==> flow/design.v <==
`timescale 1ns / 1ps
module LED_flow(
  input      i_clk,                     
  input      i_rst_n,                   
  input      pause,                     
  output reg [6:0] keyboard_val,        
  output reg [7:0] keyboard             
 );
reg [1:0] cnt2;                         
reg [3:0] flag;                         
reg [23:0] flag_time;                   
reg key_clk_sec;                        
reg key_clk_sec_d;
reg [1:0] cnt;                          
reg key_clk_d;
wire key_clk  = cnt[1];                 
wire sec_tick = key_clk_sec & ~key_clk_sec_d;
wire scan_tick = key_clk & ~key_clk_d;
always @ (posedge i_clk)
   begin
     if (i_rst_n) begin
         cnt <= 2'd0;
         cnt2 <= 2'd0;
         key_clk_sec <= 1'b0;
         key_clk_sec_d <= 1'b0;
         key_clk_d <= 1'b0;
     end else begin
         cnt <= cnt + 1'b1;
         cnt2 <= (cnt2 + 1'b1) % 2'd3;
         if(cnt2 < 2'd1)
             key_clk_sec <= 1'b1;
         else
             key_clk_sec <= 1'b0;
         key_clk_sec_d <= key_clk_sec;
         key_clk_d <= key_clk;
     end
   end
always @ (posedge i_clk)
  begin
    if (i_rst_n)
        flag_time <= 24'b0;
    else if(sec_tick && !pause)
        flag_time <= (flag_time + 1'b1) % 24'd8640000;
  end
always @ (posedge i_clk)
  if (i_rst_n) begin
    flag <= 4'd0;
    keyboard <= 8'b1111_1111;
    keyboard_val <= 7'b1111111;
  end else if (scan_tick)
  begin
    flag <= (flag + 1'b1) % 4'd8;
    case(flag)
       4'h0:begin
                keyboard <= 8'b0111_1111;    
                case((flag_time / 19'd360000) / 4'd10)
                4'd0:keyboard_val <= 7'b0000001;
                4'd1:keyboard_val <= 7'b1001111;
                4'd2:keyboard_val <= 7'b0010010;
                4'd3:keyboard_val <= 7'b0000110;
                4'd4:keyboard_val <= 7'b1001100;
                4'd5:keyboard_val <= 7'b0100100;
                4'd6:keyboard_val <= 7'b0100000;
                4'd7:keyboard_val <= 7'b0001111;
                4'd8:keyboard_val <= 7'b0000000;
                4'd9:keyboard_val <= 7'b0001100;
                endcase
            end
       4'h1:begin
                keyboard <= 8'b1011_1111;    
                case((flag_time / 19'd360000) % 4'd10)
                4'd0:keyboard_val <= 7'b0000001;
                4'd1:keyboard_val <= 7'b1001111;
                4'd2:keyboard_val <= 7'b0010010;
                4'd3:keyboard_val <= 7'b0000110;
                4'd4:keyboard_val <= 7'b1001100;
                4'd5:keyboard_val <= 7'b0100100;
                4'd6:keyboard_val <= 7'b0100000;
                4'd7:keyboard_val <= 7'b0001111;
                4'd8:keyboard_val <= 7'b0000000;
                4'd9:keyboard_val <= 7'b0001100;
                endcase
            end
       4'h2:begin
                keyboard <= 8'b1101_1111;    
                case(((flag_time / 13'd6000) % 6'd60) / 4'd10)
                4'd0:keyboard_val <= 7'b0000001;
                4'd1:keyboard_val <= 7'b1001111;
                4'd2:keyboard_val <= 7'b0010010;
                4'd3:keyboard_val <= 7'b0000110;
                4'd4:keyboard_val <= 7'b1001100;
                4'd5:keyboard_val <= 7'b0100100;
                4'd6:keyboard_val <= 7'b0100000;
                4'd7:keyboard_val <= 7'b0001111;
                4'd8:keyboard_val <= 7'b0000000;
                4'd9:keyboard_val <= 7'b0001100;
                endcase
            end
       4'h3:begin
                keyboard <= 8'b1110_1111;    
                case(((flag_time / 13'd6000) % 6'd60) % 4'd10)
                4'd0:keyboard_val <= 7'b0000001;
                4'd1:keyboard_val <= 7'b1001111;
                4'd2:keyboard_val <= 7'b0010010;
                4'd3:keyboard_val <= 7'b0000110;
                4'd4:keyboard_val <= 7'b1001100;
                4'd5:keyboard_val <= 7'b0100100;
                4'd6:keyboard_val <= 7'b0100000;
                4'd7:keyboard_val <= 7'b0001111;
                4'd8:keyboard_val <= 7'b0000000;
                4'd9:keyboard_val <= 7'b0001100;
                endcase
            end
       4'h4:begin
                keyboard <= 8'b1111_0111;    
                case(((flag_time / 7'd100) % 6'd60) / 4'd10)
                4'd0:keyboard_val <= 7'b0000001;
                4'd1:keyboard_val <= 7'b1001111;
                4'd2:keyboard_val <= 7'b0010010;
                4'd3:keyboard_val <= 7'b0000110;
                4'd4:keyboard_val <= 7'b1001100;
                4'd5:keyboard_val <= 7'b0100100;
                4'd6:keyboard_val <= 7'b0100000;
                4'd7:keyboard_val <= 7'b0001111;
                4'd8:keyboard_val <= 7'b0000000;
                4'd9:keyboard_val <= 7'b0001100;
                endcase
            end
       4'h5:begin
                keyboard <= 8'b1111_1011;    
                case(((flag_time / 7'd100) % 6'd60) % 4'd10)
                4'd0:keyboard_val <= 7'b0000001;
                4'd1:keyboard_val <= 7'b1001111;
                4'd2:keyboard_val <= 7'b0010010;
                4'd3:keyboard_val <= 7'b0000110;
                4'd4:keyboard_val <= 7'b1001100;
                4'd5:keyboard_val <= 7'b0100100;
                4'd6:keyboard_val <= 7'b0100000;
                4'd7:keyboard_val <= 7'b0001111;
                4'd8:keyboard_val <= 7'b0000000;
                4'd9:keyboard_val <= 7'b0001100;
                endcase
            end
       4'h6:begin
                keyboard <= 8'b1111_1101;    
                case((flag_time % 7'd100)/4'd10)
                4'd0:keyboard_val <= 7'b0000001;
                4'd1:keyboard_val <= 7'b1001111;
                4'd2:keyboard_val <= 7'b0010010;
                4'd3:keyboard_val <= 7'b0000110;
                4'd4:keyboard_val <= 7'b1001100;
                4'd5:keyboard_val <= 7'b0100100;
                4'd6:keyboard_val <= 7'b0100000;
                4'd7:keyboard_val <= 7'b0001111;
                4'd8:keyboard_val <= 7'b0000000;
                4'd9:keyboard_val <= 7'b0001100;
                endcase
            end
       4'h7:begin
                keyboard <= 8'b1111_1110;    
                case(flag_time % 4'd10)
                4'd0:keyboard_val <= 7'b0000001;
                4'd1:keyboard_val <= 7'b1001111;
                4'd2:keyboard_val <= 7'b0010010;
                4'd3:keyboard_val <= 7'b0000110;
                4'd4:keyboard_val <= 7'b1001100;
                4'd5:keyboard_val <= 7'b0100100;
                4'd6:keyboard_val <= 7'b0100000;
                4'd7:keyboard_val <= 7'b0001111;
                4'd8:keyboard_val <= 7'b0000000;
                4'd9:keyboard_val <= 7'b0001100;
                endcase
            end
    endcase
  end
endmodule
# From RTL to reports: LED_flow
# What the tools print for LED_flow, step after step.
# Line numbers count from 1 in the design file above.
# Library cell names are shortened.
# Not given: n/a
# design
top_module	LED_flow
clock_port	i_clk
cell_library	sky130hd
corner	tt_025C_1v80

# Elaborated design
# Source: Yosys, flattened and elaborated, memories not mapped. Widths are those after wreduce. Registers that Yosys merges into a memory's read port (data or address) are not register bits. Print and check cells do not count. Equal cells are merged and count once.
# word_totals
reg_bits	49
inputBits	3
out_inout_bits	15
word_cells	146
# classes
addsub	4
div_mod_pow	16
n_cmp	1
n_eq	87
muxes	11
logic	4
reduce_logical	14
# ops
cell	count
equality test 24 x 3 -> 1 bit with constant B	32
remainder unit 24 x 24 -> 24 bit with constant B	1
parallel mux 7 bit (select 10 bit)	8
divider 24 x 19 -> 24 bit with constant B	1
equality test 24 x 2 -> 1 bit with constant B	16
divider 24 x 4 -> 24 bit with constant B	4
remainder unit 24 x 4 -> 24 bit with constant B	4
equality test 24 x 4 -> 1 bit with constant B	16
divider 24 x 13 -> 24 bit with constant B	1
remainder unit 24 x 6 -> 24 bit with constant B	2
equality test 24 x 1 -> 1 bit with constant B	8
zero test 24 bit	8
divider 24 x 7 -> 24 bit with constant B	1
remainder unit 24 x 7 -> 24 bit with constant B	1
inequality test 11 bit with constant B	8
parallel mux 8 bit (select 8 bit)	1
parallel mux 7 bit (select 8 bit)	1
adder 24 x 1 -> 24 bit with constant B	1
equality test 3 bit with constant B	4
AND reduction 10 bit	1
nonzero test 8 bit	1
equality test 3 x 2 -> 1 bit with constant B	2
adder 2 x 1 -> 2 bit with constant B	2
remainder unit 2 x 2 -> 2 bit with constant B	1
zero test 4 bit	1
adder 3 x 1 -> 3 bit with constant B	1
equality test 3 x 1 -> 1 bit with constant B	1
AND 1 bit	2
# Other operator kinds: 6; their cells: 7.

# Longest topological paths
# Longest topological path by Yosys (ltp), each cell counted once; first at word level (registers and memories cut), then after technology mapping (sequential cells cut; the memories' decode and read muxes count).
# depth
ltp_word	6
abc_area	0
ltp_mapped	86
mapped_depth_nobuf	69

# Netlist
# Yosys stat after the flow's synthesis: flattened, memories mapped to cells. It holds for the ABC_AREA given above (unset counts as 0); a run with the other value may have another netlist.
# mapped
cells	3840
mapped_area_um2	25046.5
seq_area_um2	960.9
flip_flops	48
# by_type
type	count	area_total_um2
xnor2_1	225	1970.64
nor2_1	404	1.52E+03
nand2_1	389	1460.15
a21oi_1	278	1.39E+03
o21ai_0	224	1.12E+03
dfxtp_1	48	960.922
nor3_1	149	745.715
nand3_1	140	700.672
mux2i_1	65	650.624
clkbuf_1	147	551.779
xor2_1	59	516.746
a31oi_1	75	469.2
a211oi_1	62	465.446
o211ai_1	62	465.446
inv_1	106	397.882
and2_1	58	362.848
nand4_1	58	362.848
or3_1	58	362.848
# Not listed: further types 134, cells in them 1233.

# Path before layout
# Path of least setup slack by OpenSTA after synthesis, without wires, with an ideal clock, recovery checks aside; 20% of the period is set as input and as output delay. Where synthesis merged equal registers, the netlist keeps one of their names.
# synth_path
path_type	register to register
start	register flag_time[20]
end	register keyboard_val[6]
tclk_ns	25.0
arrival_time_ns	19.806
t_required_ns	24.921
path_slack_ns	5.115
delay_ns	19.885
driving_pins	77
synth_period_reached_ns	19.885
# "delay_ns" = arrival - input delay + setup time.
# "driving_pins": output pins that drive a net of the path, with the launching flip-flop's if there is one; two outputs of one cell count as two.
# "synth_period_reached_ns" = period - worst setup slack (recovery checks aside). The figure is calculated, with input and output delays left at 20% of the set period.
# The rows between start and end are the longest chain of elaborated cells between them; the timing report does not say that the signal goes this way. Where chains are equally long, one stands for them.
# A line is the first line of the expression or statement that the cell stems from. Yosys adds cells for indexed reads and writes and turns some case tables into memories.
# At most two assigning lines are given for a register; there are more.
# synth_between
path_cell_list	dfxtp_1 > buf_2 > or2_1 > buf_2 > a211oi_1 > or3_1 > buf_2 > mux2_1 > a211o_1 > o21ai_1 > a21oi_1 > or3b_1 > o221a_1 > a211o_1 > a32o_1 > nor2b_2 > nand3_2 > a311oi_2 > [41 not listed] > a311oi_1 > xor2_1 > a2111oi_2 > nand4bb_2 > or4_4 > a21o_1 > o2111a_1 > a32oi_1 > xor2_1 > or2_2 > or4_4 > nor2_2 > nor3_1 > or4_1 > a32o_1 > o41a_1 > or3_1 > o211ai_1
elab_chain_len	6
cells_between	112
classes_between	div (14); eq/ne (80); mux (9); reduce/logical (9)
# synth_rtl
element	line	rtl
start: declaration	11	reg [23:0] flag_time;
start: assignment	41	flag_time <= 24'b0;
start: assignment	43	flag_time <= (flag_time + 1'b1) % 24'd8640000;
divider 24 x 7 -> 24 bit	131	case(((flag_time / 7'd100) % 6'd60) % 4'd10)
remainder unit 24 x 6 -> 24 bit	131
remainder unit 24 x 4 -> 24 bit	131
equality test 24 x 4 -> 1 bit	131
parallel mux 7 bit (select 10 bit)	131
parallel mux 7 bit (select 8 bit)	53	case(flag)
end: assignment	49	keyboard_val <= 7'b1111111;
end: assignment	57	4'd0:keyboard_val <= 7'b0000001;
end: declaration	6	output reg [6:0] keyboard_val,

# Path in the finished layout
# Path of least setup slack in the final report of run 2 (OpenROAD, finished layout, wires in). Where an end is a register, its clock arrival counts in the times.
# layout_path
path_type	register to register
start	register flag_time[21]
end	register keyboard_val[5]
tclk_ns	37.4
arrival_time_ns	29.37
t_required_ns	37.62
path_slack_ns	8.25
driving_pins	70
# The rows between start and end are the longest chain of elaborated cells between them; the timing report does not say that the signal goes this way. Where chains are equally long, one stands for them.
# At most two assigning lines are given for a register; there are more.
# layout_between
path_cell_list	dfxtp_2 > buf_4 > nand2b_1 > a21oi_1 > nor3_1 > o21ai_0 > a221o_1 > a21oi_2 > a211oi_1 > nor3b_2 > a2bb2oi_1 > nor2_1 > a21oi_1 > a21oi_1 > o32ai_1 > mux2i_1 > nor2_1 > o311ai_2 > [34 not listed] > and3_1 > xnor2_2 > o31ai_2 > nor3_2 > nand2_1 > o31ai_1 > o2111ai_1 > a311oi_1 > xor2_1 > a211oi_2 > nand4_1 > nor2_2 > nor3_1 > or4_1 > a32o_1 > o41a_1 > or3_1 > o211ai_1
elab_chain_len	6
cells_between	112
classes_between	div (14); eq/ne (80); mux (9); reduce/logical (9)
# layout_rtl
element	line	rtl
start: declaration	11	reg [23:0] flag_time;
start: assignment	41	flag_time <= 24'b0;
start: assignment	43	flag_time <= (flag_time + 1'b1) % 24'd8640000;
divider 24 x 7 -> 24 bit	131	case(((flag_time / 7'd100) % 6'd60) % 4'd10)
remainder unit 24 x 6 -> 24 bit	131
remainder unit 24 x 4 -> 24 bit	131
equality test 24 x 4 -> 1 bit	131
parallel mux 7 bit (select 10 bit)	131
parallel mux 7 bit (select 8 bit)	53	case(flag)
end: assignment	49	keyboard_val <= 7'b1111111;
end: assignment	57	4'd0:keyboard_val <= 7'b0000001;
end: declaration	6	output reg [6:0] keyboard_val,

# Design LED_flow on sky130hd. What follows are 5 stored runs of the flow, each under its own settings; their order means nothing. The constraints put input and output delay at 20% of the set period each and load the outputs with 0.01 pF.
# "timing.achieved_period_ns" is the run's clock period less its worst setup slack. It is reckoned from that one timing run; input and output delays stay at 20% of the period that was set.
# "worst_path_allowed_less_slack_ns" = time allowed to the worst setup path (clock period - input delay - output delay, where it has them) - its slack; a late launch clock adds to it, a late capture clock takes from it.
# "power_w": no workload was simulated; the value follows from the tool's default switching activity.
# A setting shown as n/a is not set for that run.
# Results: n/a = not shown.
stored run	ABC_AREA	CAP_MARGIN	CELL_PAD_IN_SITES_DETAIL_PLACEMENT	CELL_PAD_IN_SITES_GLOBAL_PLACEMENT	CORE_MARGIN	CORE_UTILIZATION	CTS_CLUSTER_DIAMETER	MAX_ROUTING_LAYER	MIN_ROUTING_LAYER	SETUP_SLACK_MARGIN	TNS_END_PERCENT	period_ns	SLEW_MARGIN	CORE_ASPECT_RATIO	GPL_TIMING_DRIVEN	PLACE_DENSITY	CTS_CLUSTER_SIZE	GPL_ROUTABILITY_DRIVEN	PLACE_DENSITY_LB_ADDON	setup_tns_ns	timing.achieved_period_ns	worst_path_allowed_less_slack_ns	worst_path_kind	final_util_frac	cell_area_final_um2	fin_hold_ws_ns	yosys.chip_area_um2	power_w	final_setup_ws_ns	design.die.area_um2
run 1	1	40	2	2	9	42	61	met4	met2	5.0	95	25.0	20	n/a	n/a	n/a	n/a	n/a	n/a	n/a	n/a	n/a	n/a	n/a	n/a	n/a	n/a	n/a	n/a	n/a
run 2	n/a	15	1	3	2	40	n/a	n/a	met2	n/a	5	37.4	20	1.61	1	0.6	n/a	n/a	n/a	0.000	29.148	29.15	register to register	0.416	25841.0	0.433	25046.5	0.002363	8.252	64691.0
run 3	1	5	2	2	9	42	61	met4	met2	5.0	95	30.9	20	n/a	n/a	n/a	10	n/a	n/a	n/a	n/a	n/a	n/a	n/a	n/a	n/a	n/a	n/a	n/a	n/a
run 4	1	20	2	2	3	42	61	met4	met2	0.28	95	25.0	20	n/a	n/a	n/a	n/a	n/a	n/a	n/a	n/a	n/a	n/a	n/a	n/a	n/a	n/a	n/a	n/a	n/a
run 5	n/a	10	1	n/a	10	58	100	met5	met1	5.0	n/a	33.3	15	n/a	0	n/a	n/a	0	0.13	n/a	n/a	n/a	n/a	n/a	n/a	n/a	n/a	n/a	n/a	n/a
# Run 1: no final report: placement broke off with DPL-0033
# Run 3: no final report: placement broke off with DPL-0033
# Run 4: no final report: placement broke off with DPL-0033
# Run 5: no final report: routing broke off with GRT-0232
